==> flow/design.v <==
`timescale 1ns / 1ps
module mac(
    input [15:0] in,
    input [15:0] w,
    input [15:0] b,
    output [15:0] out
    );
wire [15:0] d;
assign d = w * in;
assign out = d + b;
endmodule
`timescale 1ns / 1ps
module mux(
    input [15:0] A,
    input [15:0] B,
    input reset,
    input sel,
    output reg [15:0] out
    );
    always @(*) begin
        if(reset)
            out =0;
        else begin
            if(sel)
                out=A;
            else
                out=B;
        end
    end
endmodule
`timescale 1ns / 1ps
module register(
    input clk,
    input reset,
    input [15:0] in,
    output [15:0] out
    );
reg [15:0] data;
assign out[15:0] = data[15:0];
always @(posedge clk) begin
	if (reset) begin
		data[15:0] <= 16'b0000000000000000;
	end
	else begin
		data[15:0] <= in[15:0];
	end
end
endmodule
`timescale 1ns / 1ps
module shift_reg #(
    parameter pool=0,
    parameter M=28,
    parameter P=2,
    parameter K=3
)
(
  input clk,
  input reset,
  input [15:0] data_in,
  output [15:0] data_out
);
localparam D = (pool)?M-P+1:M-K;
reg [D-1:0] hr_0; reg [D-1:0] hr_1; reg [D-1:0] hr_2; reg [D-1:0] hr_3;
reg [D-1:0] hr_4; reg [D-1:0] hr_5; reg [D-1:0] hr_6; reg [D-1:0] hr_7;
reg [D-1:0] hr_8; reg [D-1:0] hr_9; reg [D-1:0] hr_10; reg [D-1:0] hr_11;
reg [D-1:0] hr_12; reg [D-1:0] hr_13; reg [D-1:0] hr_14; reg [D-1:0] hr_15;
always @ (posedge clk) begin
    if(reset) begin
        hr_0 [D-1:0] <= 0;
        hr_1 [D-1:0] <= 0;
        hr_2 [D-1:0] <= 0;
        hr_3 [D-1:0] <= 0;
        hr_4 [D-1:0] <= 0;
        hr_5 [D-1:0] <= 0;
        hr_6 [D-1:0] <= 0;
        hr_7 [D-1:0] <= 0;
        hr_8 [D-1:0] <= 0;
        hr_9 [D-1:0] <= 0;
        hr_10 [D-1:0] <=0;
        hr_11 [D-1:0] <= 0;
        hr_12 [D-1:0] <= 0;
        hr_13 [D-1:0] <= 0;
        hr_14 [D-1:0] <= 0;
        hr_15 [D-1:0] <= 0;
    end
    else begin
        hr_0 [D-1:0] <= {hr_0[D-2:0], data_in[0]};
        hr_1 [D-1:0] <= {hr_1[D-2:0], data_in[1]};
        hr_2 [D-1:0] <= {hr_2[D-2:0], data_in[2]};
        hr_3 [D-1:0] <= {hr_3[D-2:0], data_in[3]};
        hr_4 [D-1:0] <= {hr_4[D-2:0], data_in[4]};
        hr_5 [D-1:0] <= {hr_5[D-2:0], data_in[5]};
        hr_6 [D-1:0] <= {hr_6[D-2:0], data_in[6]};
        hr_7 [D-1:0] <= {hr_7[D-2:0], data_in[7]};
        hr_8 [D-1:0] <= {hr_8[D-2:0], data_in[8]};
        hr_9 [D-1:0] <= {hr_9[D-2:0], data_in[9]};
        hr_10 [D-1:0] <= {hr_10[D-2:0], data_in[10]};
        hr_11 [D-1:0] <= {hr_11[D-2:0], data_in[11]};
        hr_12 [D-1:0] <= {hr_12[D-2:0], data_in[12]};
        hr_13 [D-1:0] <= {hr_13[D-2:0], data_in[13]};
        hr_14 [D-1:0] <= {hr_14[D-2:0], data_in[14]};
        hr_15 [D-1:0] <= {hr_15[D-2:0], data_in[15]};
    end
end
assign data_out[0] = hr_0[D-1]; assign data_out[1] = hr_1[D-1];
assign data_out[2] = hr_2[D-1]; assign data_out[3] = hr_3[D-1];
assign data_out[4] = hr_4[D-1]; assign data_out[5] = hr_5[D-1];
assign data_out[6] = hr_6[D-1]; assign data_out[7] = hr_7[D-1];
assign data_out[8] = hr_8[D-1]; assign data_out[9] = hr_9[D-1];
assign data_out[10] = hr_10[D-1]; assign data_out[11] = hr_11[D-1];
assign data_out[12] = hr_12[D-1]; assign data_out[13] = hr_13[D-1];
assign data_out[14] = hr_14[D-1]; assign data_out[15] = hr_15[D-1];
endmodule
`timescale 1ns / 1ps
module max_data(
    input [15:0] A,
    input [15:0] B,
    output reg [15:0] Y
    );
    always @(*) begin
        if(A>B)
            Y = A;
        else
            Y = B;
    end
endmodule
`timescale 1ns / 1ps
module conv_final #(
	parameter N=28,
	parameter M=28,
	parameter K=3,
	parameter P=2,
	parameter P_stride=2,
	parameter K_stride=2,
	parameter pool=0
) (
    	input clk,
    	input reset,
    	input [15:0] pxl_in,
		input i_data_valid,
		input [(K*K*16)-1:0]i_kernel_data,
   		output [15:0] pxl_out,
		output reg o_data_valid
    );
	wire [15:0] reg_00,reg_01,reg_02,sr_0;
	wire[15:0] reg_10, reg_11,reg_12,sr_1;
	wire[15:0] reg_20, reg_21,reg_22;
	wire [15:0] wire_00; wire [15:0] wire_01; wire [15:0] wire_02;
	wire [15:0] wire_10; wire [15:0] wire_11; wire [15:0] wire_12;
	wire [15:0] wire_20; wire [15:0] wire_21; wire [15:0] wire_22;
	wire signed [15:0] kernel [(K*K)-1:0];
	genvar i;
	generate
		for(i=0;i<(K*K);i=i+1) begin
			assign kernel[i] = i_kernel_data[16*(i)+:16];
		end
	endgenerate
	wire sel_1,sel_2,sel_3;
	wire [15:0] out_1,out_2,out_3,out_4,out_5,out_6,out_7,out_8,out_9;
	mux M1 (.A(pxl_in),.B(16'd0),.reset(reset),.sel(sel_1),.out(out_1));
	mac mac_00(out_1, kernel[0], 16'd0, wire_00);
	register r_00(clk, reset, wire_00, reg_00); 
	mux M2 (.A(pxl_in),.B(16'd0),.reset(reset),.sel(sel_2),.out(out_2));
	mac mac_01(out_2, kernel[1], reg_00, wire_01); 
	register r_01(clk, reset, wire_01, reg_01); 
	mux M3 (.A(pxl_in),.B(16'd0),.reset(reset),.sel(sel_3),.out(out_3));
	mac mac_02(out_3, kernel[2], reg_01, wire_02); 
	register r_02(clk, reset, wire_02, reg_02); 
	shift_reg #(.pool(0),.M(M),.K(K),.P(P)) row_1(.clk(clk),.reset(reset), .data_in(reg_02), .data_out(sr_0));
	mux M4 (.A(pxl_in),.B(16'd0),.reset(reset),.sel(sel_1),.out(out_4));
	mac mac_10(out_4, kernel[3], sr_0, wire_10); 
	register r_10(clk, reset, wire_10, reg_10); 
	mux M5 (.A(pxl_in),.B(16'd0),.reset(reset),.sel(sel_2),.out(out_5));
	mac mac_11(out_5, kernel[4], reg_10, wire_11); 
	register r_11(clk, reset, wire_11, reg_11); 
	mux M6 (.A(pxl_in),.B(16'd0),.reset(reset),.sel(sel_3),.out(out_6));
	mac mac_12(out_6, kernel[5], reg_11, wire_12); 
	register r_12(clk, reset, wire_12, reg_12); 
	shift_reg #(.pool(0),.M(M),.K(K),.P(P)) row_2(.clk(clk),.reset(reset), .data_in(reg_12), .data_out(sr_1));
	mux M7 (.A(pxl_in),.B(16'd0),.reset(reset),.sel(sel_1),.out(out_7));
	mac mac_20(out_7, kernel[6], sr_1, wire_20); 
	register r_20(clk, reset, wire_20, reg_20); 
	mux M8 (.A(pxl_in),.B(16'd0),.reset(reset),.sel(sel_2),.out(out_8));
	mac mac_21(out_8, kernel[7], reg_20, wire_21); 
	register r_21(clk, reset, wire_21, reg_21); 
	mux M9 (.A(pxl_in),.B(16'd0),.reset(reset),.sel(sel_3),.out(out_9));
	mac mac_22(out_9, kernel[8], reg_21, wire_22); 
	register r_22(clk, reset, wire_22, reg_22); 
	assign pxl_out = reg_22;	
	reg [9:0] counter;
	reg [$clog2(M)-1:0] col;
	reg [$clog2(M*M)-1:0] count_valid;
	always @(posedge clk) begin
		if ((reset == 1) | (!i_data_valid)) begin
			counter <= 0;
			col <= 0;
		end else begin
			counter <= counter + 1;
			if (col == M-1)
				col <= 0;
			else
				col <= col + 1;
		end
	end
	always @(posedge clk) begin
		if(reset) begin
		    count_valid <= 0;
			o_data_valid <= 1'b0;
		end
		else begin
			if(o_data_valid) begin
				count_valid <= count_valid+1;
				if(count_valid == (M*M)-1) begin
				    o_data_valid <= 1'b0;
				    count_valid <= 0;
				end
			end
			else if (i_data_valid && (counter == ((M*(K-1))/2)+((K-1)/2))) begin
				o_data_valid <= 1'b1;
			end
		end
	end
	assign sel_1 = i_data_valid & (col != M-1);
	assign sel_2 = i_data_valid;
	assign sel_3 = i_data_valid & (col != 0);
endmodule
`timescale 1ns / 1ps
module max_pooling #(
    parameter N=28,
	parameter M=28,
	parameter K=3,
	parameter P=2,
	parameter P_stride=2,
	parameter K_stride=2,
	parameter pool=1
    ) (
        input clk,
        input reset,
        input [15:0] pixel_in,
        input i_data_valid,
        output [15:0] o_max_pooled_pixel,
        output o_data_valid
    );
    wire [15:0] wire_1,reg1,sr_out,wire_2,reg2;
    register R1 (.clk(clk),.reset(reset),.in(pixel_in),.out(reg1));
    max_data M1(.A(pixel_in),.B(reg1),.Y(wire_1));
    shift_reg #(.M(M),.K(K),.pool(pool),.P(P)) LD1 (.clk(clk),.reset(reset),.data_in(wire_1),.data_out(sr_out));
    max_data M2(.A(sr_out),.B(pixel_in),.Y(wire_2));
    register R2 (.clk(clk),.reset(reset),.in(wire_2),.out(reg2));
    max_data M3(.A(pixel_in),.B(reg2),.Y(o_max_pooled_pixel));
    reg [$clog2(M)-1:0] col;
    reg row_odd;
    always@(posedge clk) begin
        if(reset | !(i_data_valid)) begin
            col <= 0;
            row_odd <= 1'b0;
        end
        else begin
            if(col == M-1) begin
                col <= 0;
                row_odd <= ~row_odd;
            end
            else begin
                col <= col+1;
            end
        end
    end
    assign o_data_valid = i_data_valid & row_odd & col[0];
endmodule
`timescale 1ns / 1ps
module cnn_layer1 (
    input          clk,
    input          reset,
    input  [15:0]  pxl_in,
    input          i_data_valid,
    input  [143:0] i_kernel_data,
    output [15:0]  conv_out,
    output         conv_valid,
    output [15:0]  pool_out,
    output         pool_valid
);
    conv_final #(
        .N(28), .M(28), .K(3), .P(2), .P_stride(2), .K_stride(1), .pool(0)
    ) C1 (
        .clk(clk),
        .reset(reset),
        .pxl_in(pxl_in),
        .i_data_valid(i_data_valid),
        .i_kernel_data(i_kernel_data),
        .pxl_out(conv_out),
        .o_data_valid(conv_valid)
    );
    max_pooling #(
        .N(28), .M(28), .K(3), .P(2), .P_stride(2), .K_stride(1), .pool(1)
    ) MP1 (
        .clk(clk),
        .reset(reset),
        .pixel_in(conv_out),
        .i_data_valid(conv_valid),
        .o_max_pooled_pixel(pool_out),
        .o_data_valid(pool_valid)
    );
endmodule
* Reports on cnn_layer1
The steps from the RTL of cnn_layer1 to its reports follow in flow order. Lines are those of the file above, counted from 1. Library cell names are shortened. A cell with - has no value.
Design: top module cnn_layer1, clock clk, standard-cell library sky130hd, timing corner tt_025C_1v80

* Word-level counts
Counts by Yosys on the flattened word-level netlist (proc, flatten, opt, wreduce; memories kept). Register bits leave out memories and registers merged into their read ports (data or address); mux counts leave out enables and synchronous resets folded into registers. Print and check cells are left out. Cells with the same type and inputs are merged into one.
Bit counts: cells after elaboration 120, bits in latches 0, RAM bits 0, register bits 1440, bits in read-only memories 0, output and inout port bits 34, bits of input ports 163, memories kept 0, clocked read ports x word width 0
Operators by class: add/sub/neg operators 12, mux-type cells 13, order comparisons 3, div/mod/pow operators 0, bitwise logic cells 7, shift-type cells 0, equality and inequality tests 5, $mul 9, reductions and logical operators 6
Operators by type and width (number):
- multiplier 16 x 16 -> 16 bit | 9
- 2-to-1 mux 16 bit | 9
- adder 16 bit | 8
- greater-than comparator 16 bit | 3
- adder 10 x 1 -> 10 bit (second input constant) | 2
- equality test 10 bit (second input constant) | 1
- equality test 10 x 5 -> 1 bit (second input constant) | 1
- adder 5 x 1 -> 5 bit (second input constant) | 2
- equality test 5 bit (second input constant) | 2
- 2-to-1 mux 10 bit | 1
- inequality test 5 bit (second input constant) | 1
- nonzero test 5 bit | 1
- bitwise AND 1 bit | 4
- OR reduction 2 bit | 2
- 2-to-1 mux 1 bit | 3
- bitwise OR 1 bit | 2
- logical NOT 1 bit | 2
- logical AND 1 bit | 1
- NOT 1 bit | 1

* Depth
Depth = most cells in a row (Yosys ltp): at word level without a register or memory, in the mapped netlist without a sequential cell, where the memories' decode and read muxes count.
Depth: word-level depth 6, ABC_AREA 0, mapped depth 28, depth with buffers taken out 25

* Synthesis result
The flow's flattened synthesis, as Yosys stat reports it; memories are mapped. The netlist is that of the ABC_AREA named above (0 if unset); the other value can give another one.
Cell types:
- dfxtp_1 | number 1440, total area 2.88E+04 um2
- fa_1 | number 832, total area 1.67E+04 um2
- nor2b_1 | number 1306, total area 8.17E+03 um2
- ha_1 | number 519, total area 6.49E+03 um2
- inv_1 | number 1370, total area 5.14E+03 um2
- nand2_1 | number 817, total area 3.07E+03 um2
- xnor2_1 | number 266, total area 2.33E+03 um2
- and3_1 | number 253, total area 1.58E+03 um2
- and2_1 | number 213, total area 1.33E+03 um2
- clkbuf_1 | number 344, total area 1.29E+03 um2
- xor2_1 | number 83, total area 726.947 um2
- nor2_1 | number 193, total area 724.445 um2
- a21oi_1 | number 67, total area 335.322 um2
- mux2i_1 | number 33, total area 330.317 um2
- a21o_1 | number 35, total area 262.752 um2
- o21ai_0 | number 51, total area 255.245 um2
- o21a_1 | number 24, total area 180.173 um2
- buf_2 | number 35, total area 175.168 um2
Other cell types: 54; their cells: 262.
Mapped netlist: buffers 402, synthesis area 79882.9 um2, cells in the netlist 8143, sequential part of the area 28827.6 um2, mapped flip-flops 1440
By module: a second synthesis without flattening, with its own total; a netlist apart from the flattened one above.
Unflattened totals: cells (unflattened synthesis) 8509, area total of the unflattened synthesis 83820.4 um2
Each row is one instance without its submodules.
Modules:
- mac | area 4391.7 um2, sequential area 0.0 um2, times used 9, cells 530
- shift_reg | area 10800.4 um2, sequential area 8007.7 um2, times used 2, cells 860
- shift_reg | area 11705.0 um2, sequential area 8648.3 um2, times used 1, cells 928
- register | area 464.2 um2, sequential area 320.3 um2, times used 11, cells 33
- mux | area 260.2 um2, sequential area 0.0 um2, times used 9, cells 36
- max_data | area 685.7 um2, sequential area 0.0 um2, times used 3, cells 79
- conv_final | area 1248.7 um2, sequential area 520.5 um2, times used 1, cells 142
- max_pooling | area 235.2 um2, sequential area 120.1 um2, times used 1, cells 25
- cnn_layer1 | area 0.0 um2, sequential area 0.0 um2, times used 1, cells 0

* Timing after synthesis
OpenSTA on the mapped netlist: ideal clock, no wires. The path of least setup slack (recovery checks aside). Input and output delay are each 20% of the period. Register names are those of the netlist, which keeps one name where synthesis merged equal registers.
Timing path after synthesis: path type input to register, start input reset, end register C1.r_10.data[15], arrival 7.390 ns, launch time at the first pin 1.600 ns, delay of the path 5.855 ns, stages 25, library setup time 0.065 ns, external input delay 1.600 ns, period 8.0 ns, data required time 7.935 ns, setup slack 0.545 ns, buffers on the path 5, synthesis period reached 7.455 ns
"delay of the path" is the arrival time less input delay plus setup time. "stages" counts driving pins, that of a launching flip-flop among them; a cell with two outputs on the path counts twice. "synthesis period reached" is the clock period less the worst setup slack; recovery checks do not enter. This is arithmetic on one report: input and output delays are still those of the set period (20% each). Between the ends stands the longest chain of elaborated cells between them, by number of cells; it is not shown to be the way that was timed. Of several equally long chains one is given. Each line given opens the expression or statement behind the cell; cells for indexed reads and writes are added by Yosys, which also makes memories of some case tables.
On the way, after synthesis: cells stage by stage buf_2 -> nand2b_1 -> clkbuf_1 -> nor2_1 -> clkbuf_1 -> and2_1 -> clkbuf_1 -> buf_2 -> nand2_1 -> fa_1 -> fa_1 -> inv_1 -> fa_1 -> fa_1 -> fa_1 -> inv_1 -> fa_1 -> inv_1 -> ha_1 -> a21o_1 -> nand3_1 -> nand2_1 -> a211oi_1 -> xnor3_1 -> nor2_1, length of the longest elaborated chain 3, elaborated cells on any way between the ends 3, source lines of those cells 3, those cells by class add/sub: 1; mul: 1; mux: 1
RTL lines, path after synthesis:
- from (decl) | RTL line 273 | input          reset,
- 2-to-1 mux 16 bit | RTL line 21 | if(reset)
- multiplier 16 x 16 -> 16 bit | RTL line 9 | assign d = w * in;
- adder 16 bit | RTL line 10 | assign out = d + b;
- to (assign) | RTL line 42 | data[15:0] <= 16'b0000000000000000;
- to (assign) | RTL line 45 | data[15:0] <= in[15:0];
- to (decl) | RTL line 38 | reg [15:0] data;

* Path in the finished layout
From the final timing report of job 1: the path of least setup slack in the routed layout; clock arrival at registers is part of the times.
Timing path after layout: path type input to register, start input pxl_in[7], end register C1.r_12.data[15], arrival 7.11 ns, external input delay 1.60 ns, data required time 8.65 ns, setup slack 1.55 ns, library setup time 0.14 ns, buffers on the path 4, stages 22, period 8.0 ns, launch time at the first pin 1.60 ns
Between the ends stands the longest chain of elaborated cells between them, by number of cells; it is not shown to be the way that was timed. Of several equally long chains one is given.
On the way, after layout: cells stage by stage clkdlybuf4s15_1 -> and2_4 -> nor2b_4 -> buf_12 -> buf_6 -> buf_4 -> and2_1 -> fa_1 -> inv_1 -> fa_1 -> fa_1 -> inv_1 -> fa_1 -> inv_1 -> fa_1 -> fa_2 -> inv_1 -> ha_1 -> a21o_1 -> a31oi_4 -> xnor2_1 -> nor2_1, length of the longest elaborated chain 4, elaborated cells on any way between the ends 4, source lines of those cells 4, those cells by class add/sub: 1; mul: 1; mux: 2
RTL lines, path after layout:
- from (decl) | RTL line 274 | input  [15:0]  pxl_in,
- 2-to-1 mux 16 bit | RTL line 24 | if(sel)
- 2-to-1 mux 16 bit | RTL line 21 | if(reset)
- multiplier 16 x 16 -> 16 bit | RTL line 9 | assign d = w * in;
- adder 16 bit | RTL line 10 | assign out = d + b;
- to (assign) | RTL line 42 | data[15:0] <= 16'b0000000000000000;
- to (assign) | RTL line 45 | data[15:0] <= in[15:0];
- to (decl) | RTL line 38 | reg [15:0] data;

Appendix: measured runs

Below are 6 stored runs of the flow (Yosys, OpenROAD; platform sky130hd) on cnn_layer1, each with its settings and what was measured, unordered. Constraints: input delay and output delay 20% of the set period each, output load 0.01 pF.
"reached clock period": clock period set for the run, less the worst setup slack. It is reckoned from that one timing run; input and output delays stay at 20% of the period that was set.
By "time used up by the worst setup path" is meant the share of the clock period that the worst setup path is allowed (20% is reserved at inputs, 20% at outputs), minus its slack. Clock arrival times at its registers enter into it.
"overall power" is the tool's figure for a default switching activity; nothing was simulated.

* Job 1 | settings: CORE_UTILIZATION 40; HOLD_SLACK_MARGIN 0.09; SETUP_SLACK_MARGIN 2.35; TNS_END_PERCENT 5; period_ns 8.0; CAP_MARGIN 20; CORE_MARGIN 2; SLEW_MARGIN 20 | results: synthesis area 79882.9 um2; die footprint 203297.0 um2; standard-cell area after layout 92109.6 um2; final utilization 46.3 %; lowest setup slack 1.546 ns; total negative slack 0.000 ns; worst hold slack 0.384 ns; overall power 20158 uW; reached clock period 6.454 ns; time used up by the worst setup path 4.85 ns; critical path kind input to register
* Job 2 | settings: ABC_AREA 1; CAP_MARGIN 40; CELL_PAD_IN_SITES_DETAIL_PLACEMENT 1; CELL_PAD_IN_SITES_GLOBAL_PLACEMENT 3; CORE_MARGIN 9; CORE_UTILIZATION 46; CTS_CLUSTER_DIAMETER 151; CTS_CLUSTER_SIZE 23; GPL_ROUTABILITY_DRIVEN 0; GPL_TIMING_DRIVEN 1; MIN_ROUTING_LAYER met2; PLACE_DENSITY 0.92; SETUP_SLACK_MARGIN 1.19; period_ns 8.0; SLEW_MARGIN 20 | results: synthesis area 81829.7 um2; die footprint 193398.0 um2; standard-cell area after layout 92593.8 um2; final utilization 52.5 %; lowest setup slack 1.253 ns; total negative slack 0.000 ns; worst hold slack 0.366 ns; overall power 18159 uW; reached clock period 6.747 ns; time used up by the worst setup path 5.15 ns; critical path kind input to register
* Job 3 | settings: CAP_MARGIN 25; CELL_PAD_IN_SITES_GLOBAL_PLACEMENT 1; CORE_MARGIN 5; CORE_UTILIZATION 40; GPL_ROUTABILITY_DRIVEN 0; HOLD_SLACK_MARGIN 0.09; MIN_ROUTING_LAYER met1; SETUP_SLACK_MARGIN 2.35; SLEW_MARGIN 35; TNS_END_PERCENT 5; period_ns 9.63 | results: synthesis area 79882.9 um2; die footprint 208744.0 um2; standard-cell area after layout 90384.2 um2; final utilization 45.4 %; lowest setup slack 2.469 ns; total negative slack 0.000 ns; worst hold slack 0.401 ns; overall power 16761 uW; reached clock period 7.161 ns; time used up by the worst setup path 5.23 ns; critical path kind input to register
* Job 4 | settings: ABC_AREA 0; CELL_PAD_IN_SITES_DETAIL_PLACEMENT 2; CORE_MARGIN 10; CORE_UTILIZATION 38; CTS_CLUSTER_SIZE 78; GPL_TIMING_DRIVEN 0; SETUP_SLACK_MARGIN 1.22; period_ns 5.59; CAP_MARGIN 20; SLEW_MARGIN 20 | not finished: routing ended with error GRT-0232
* Job 5 | settings: CAP_MARGIN 25; CELL_PAD_IN_SITES_GLOBAL_PLACEMENT 3; CORE_MARGIN 4; CORE_UTILIZATION 40; GPL_ROUTABILITY_DRIVEN 0; HOLD_SLACK_MARGIN 0.09; MIN_ROUTING_LAYER met2; SETUP_SLACK_MARGIN 2.35; SLEW_MARGIN 35; TNS_END_PERCENT 5; period_ns 8.0 | results: synthesis area 79882.9 um2; die footprint 206920.0 um2; standard-cell area after layout 94135.3 um2; final utilization 47.5 %; lowest setup slack 1.353 ns; total negative slack 0.000 ns; worst hold slack 0.395 ns; overall power 21443 uW; reached clock period 6.647 ns; time used up by the worst setup path 5.05 ns; critical path kind input to register
* Job 6 | settings: ABC_AREA 1; CELL_PAD_IN_SITES_GLOBAL_PLACEMENT 0; CORE_MARGIN 5; CORE_UTILIZATION 69; CTS_CLUSTER_DIAMETER 229; GPL_TIMING_DRIVEN 0; MAX_ROUTING_LAYER met5; MIN_ROUTING_LAYER met1; PLACE_DENSITY_LB_ADDON 0.22; TNS_END_PERCENT 90; period_ns 12.0; CAP_MARGIN 20; SLEW_MARGIN 20 | results: synthesis area 81829.7 um2; die footprint 125582.0 um2; standard-cell area after layout 90371.7 um2; final utilization 76.6 %; lowest setup slack 1.195 ns; total negative slack 0.000 ns; worst hold slack 0.371 ns; overall power 13217 uW; reached clock period 10.805 ns; time used up by the worst setup path 8.41 ns; critical path kind input to register
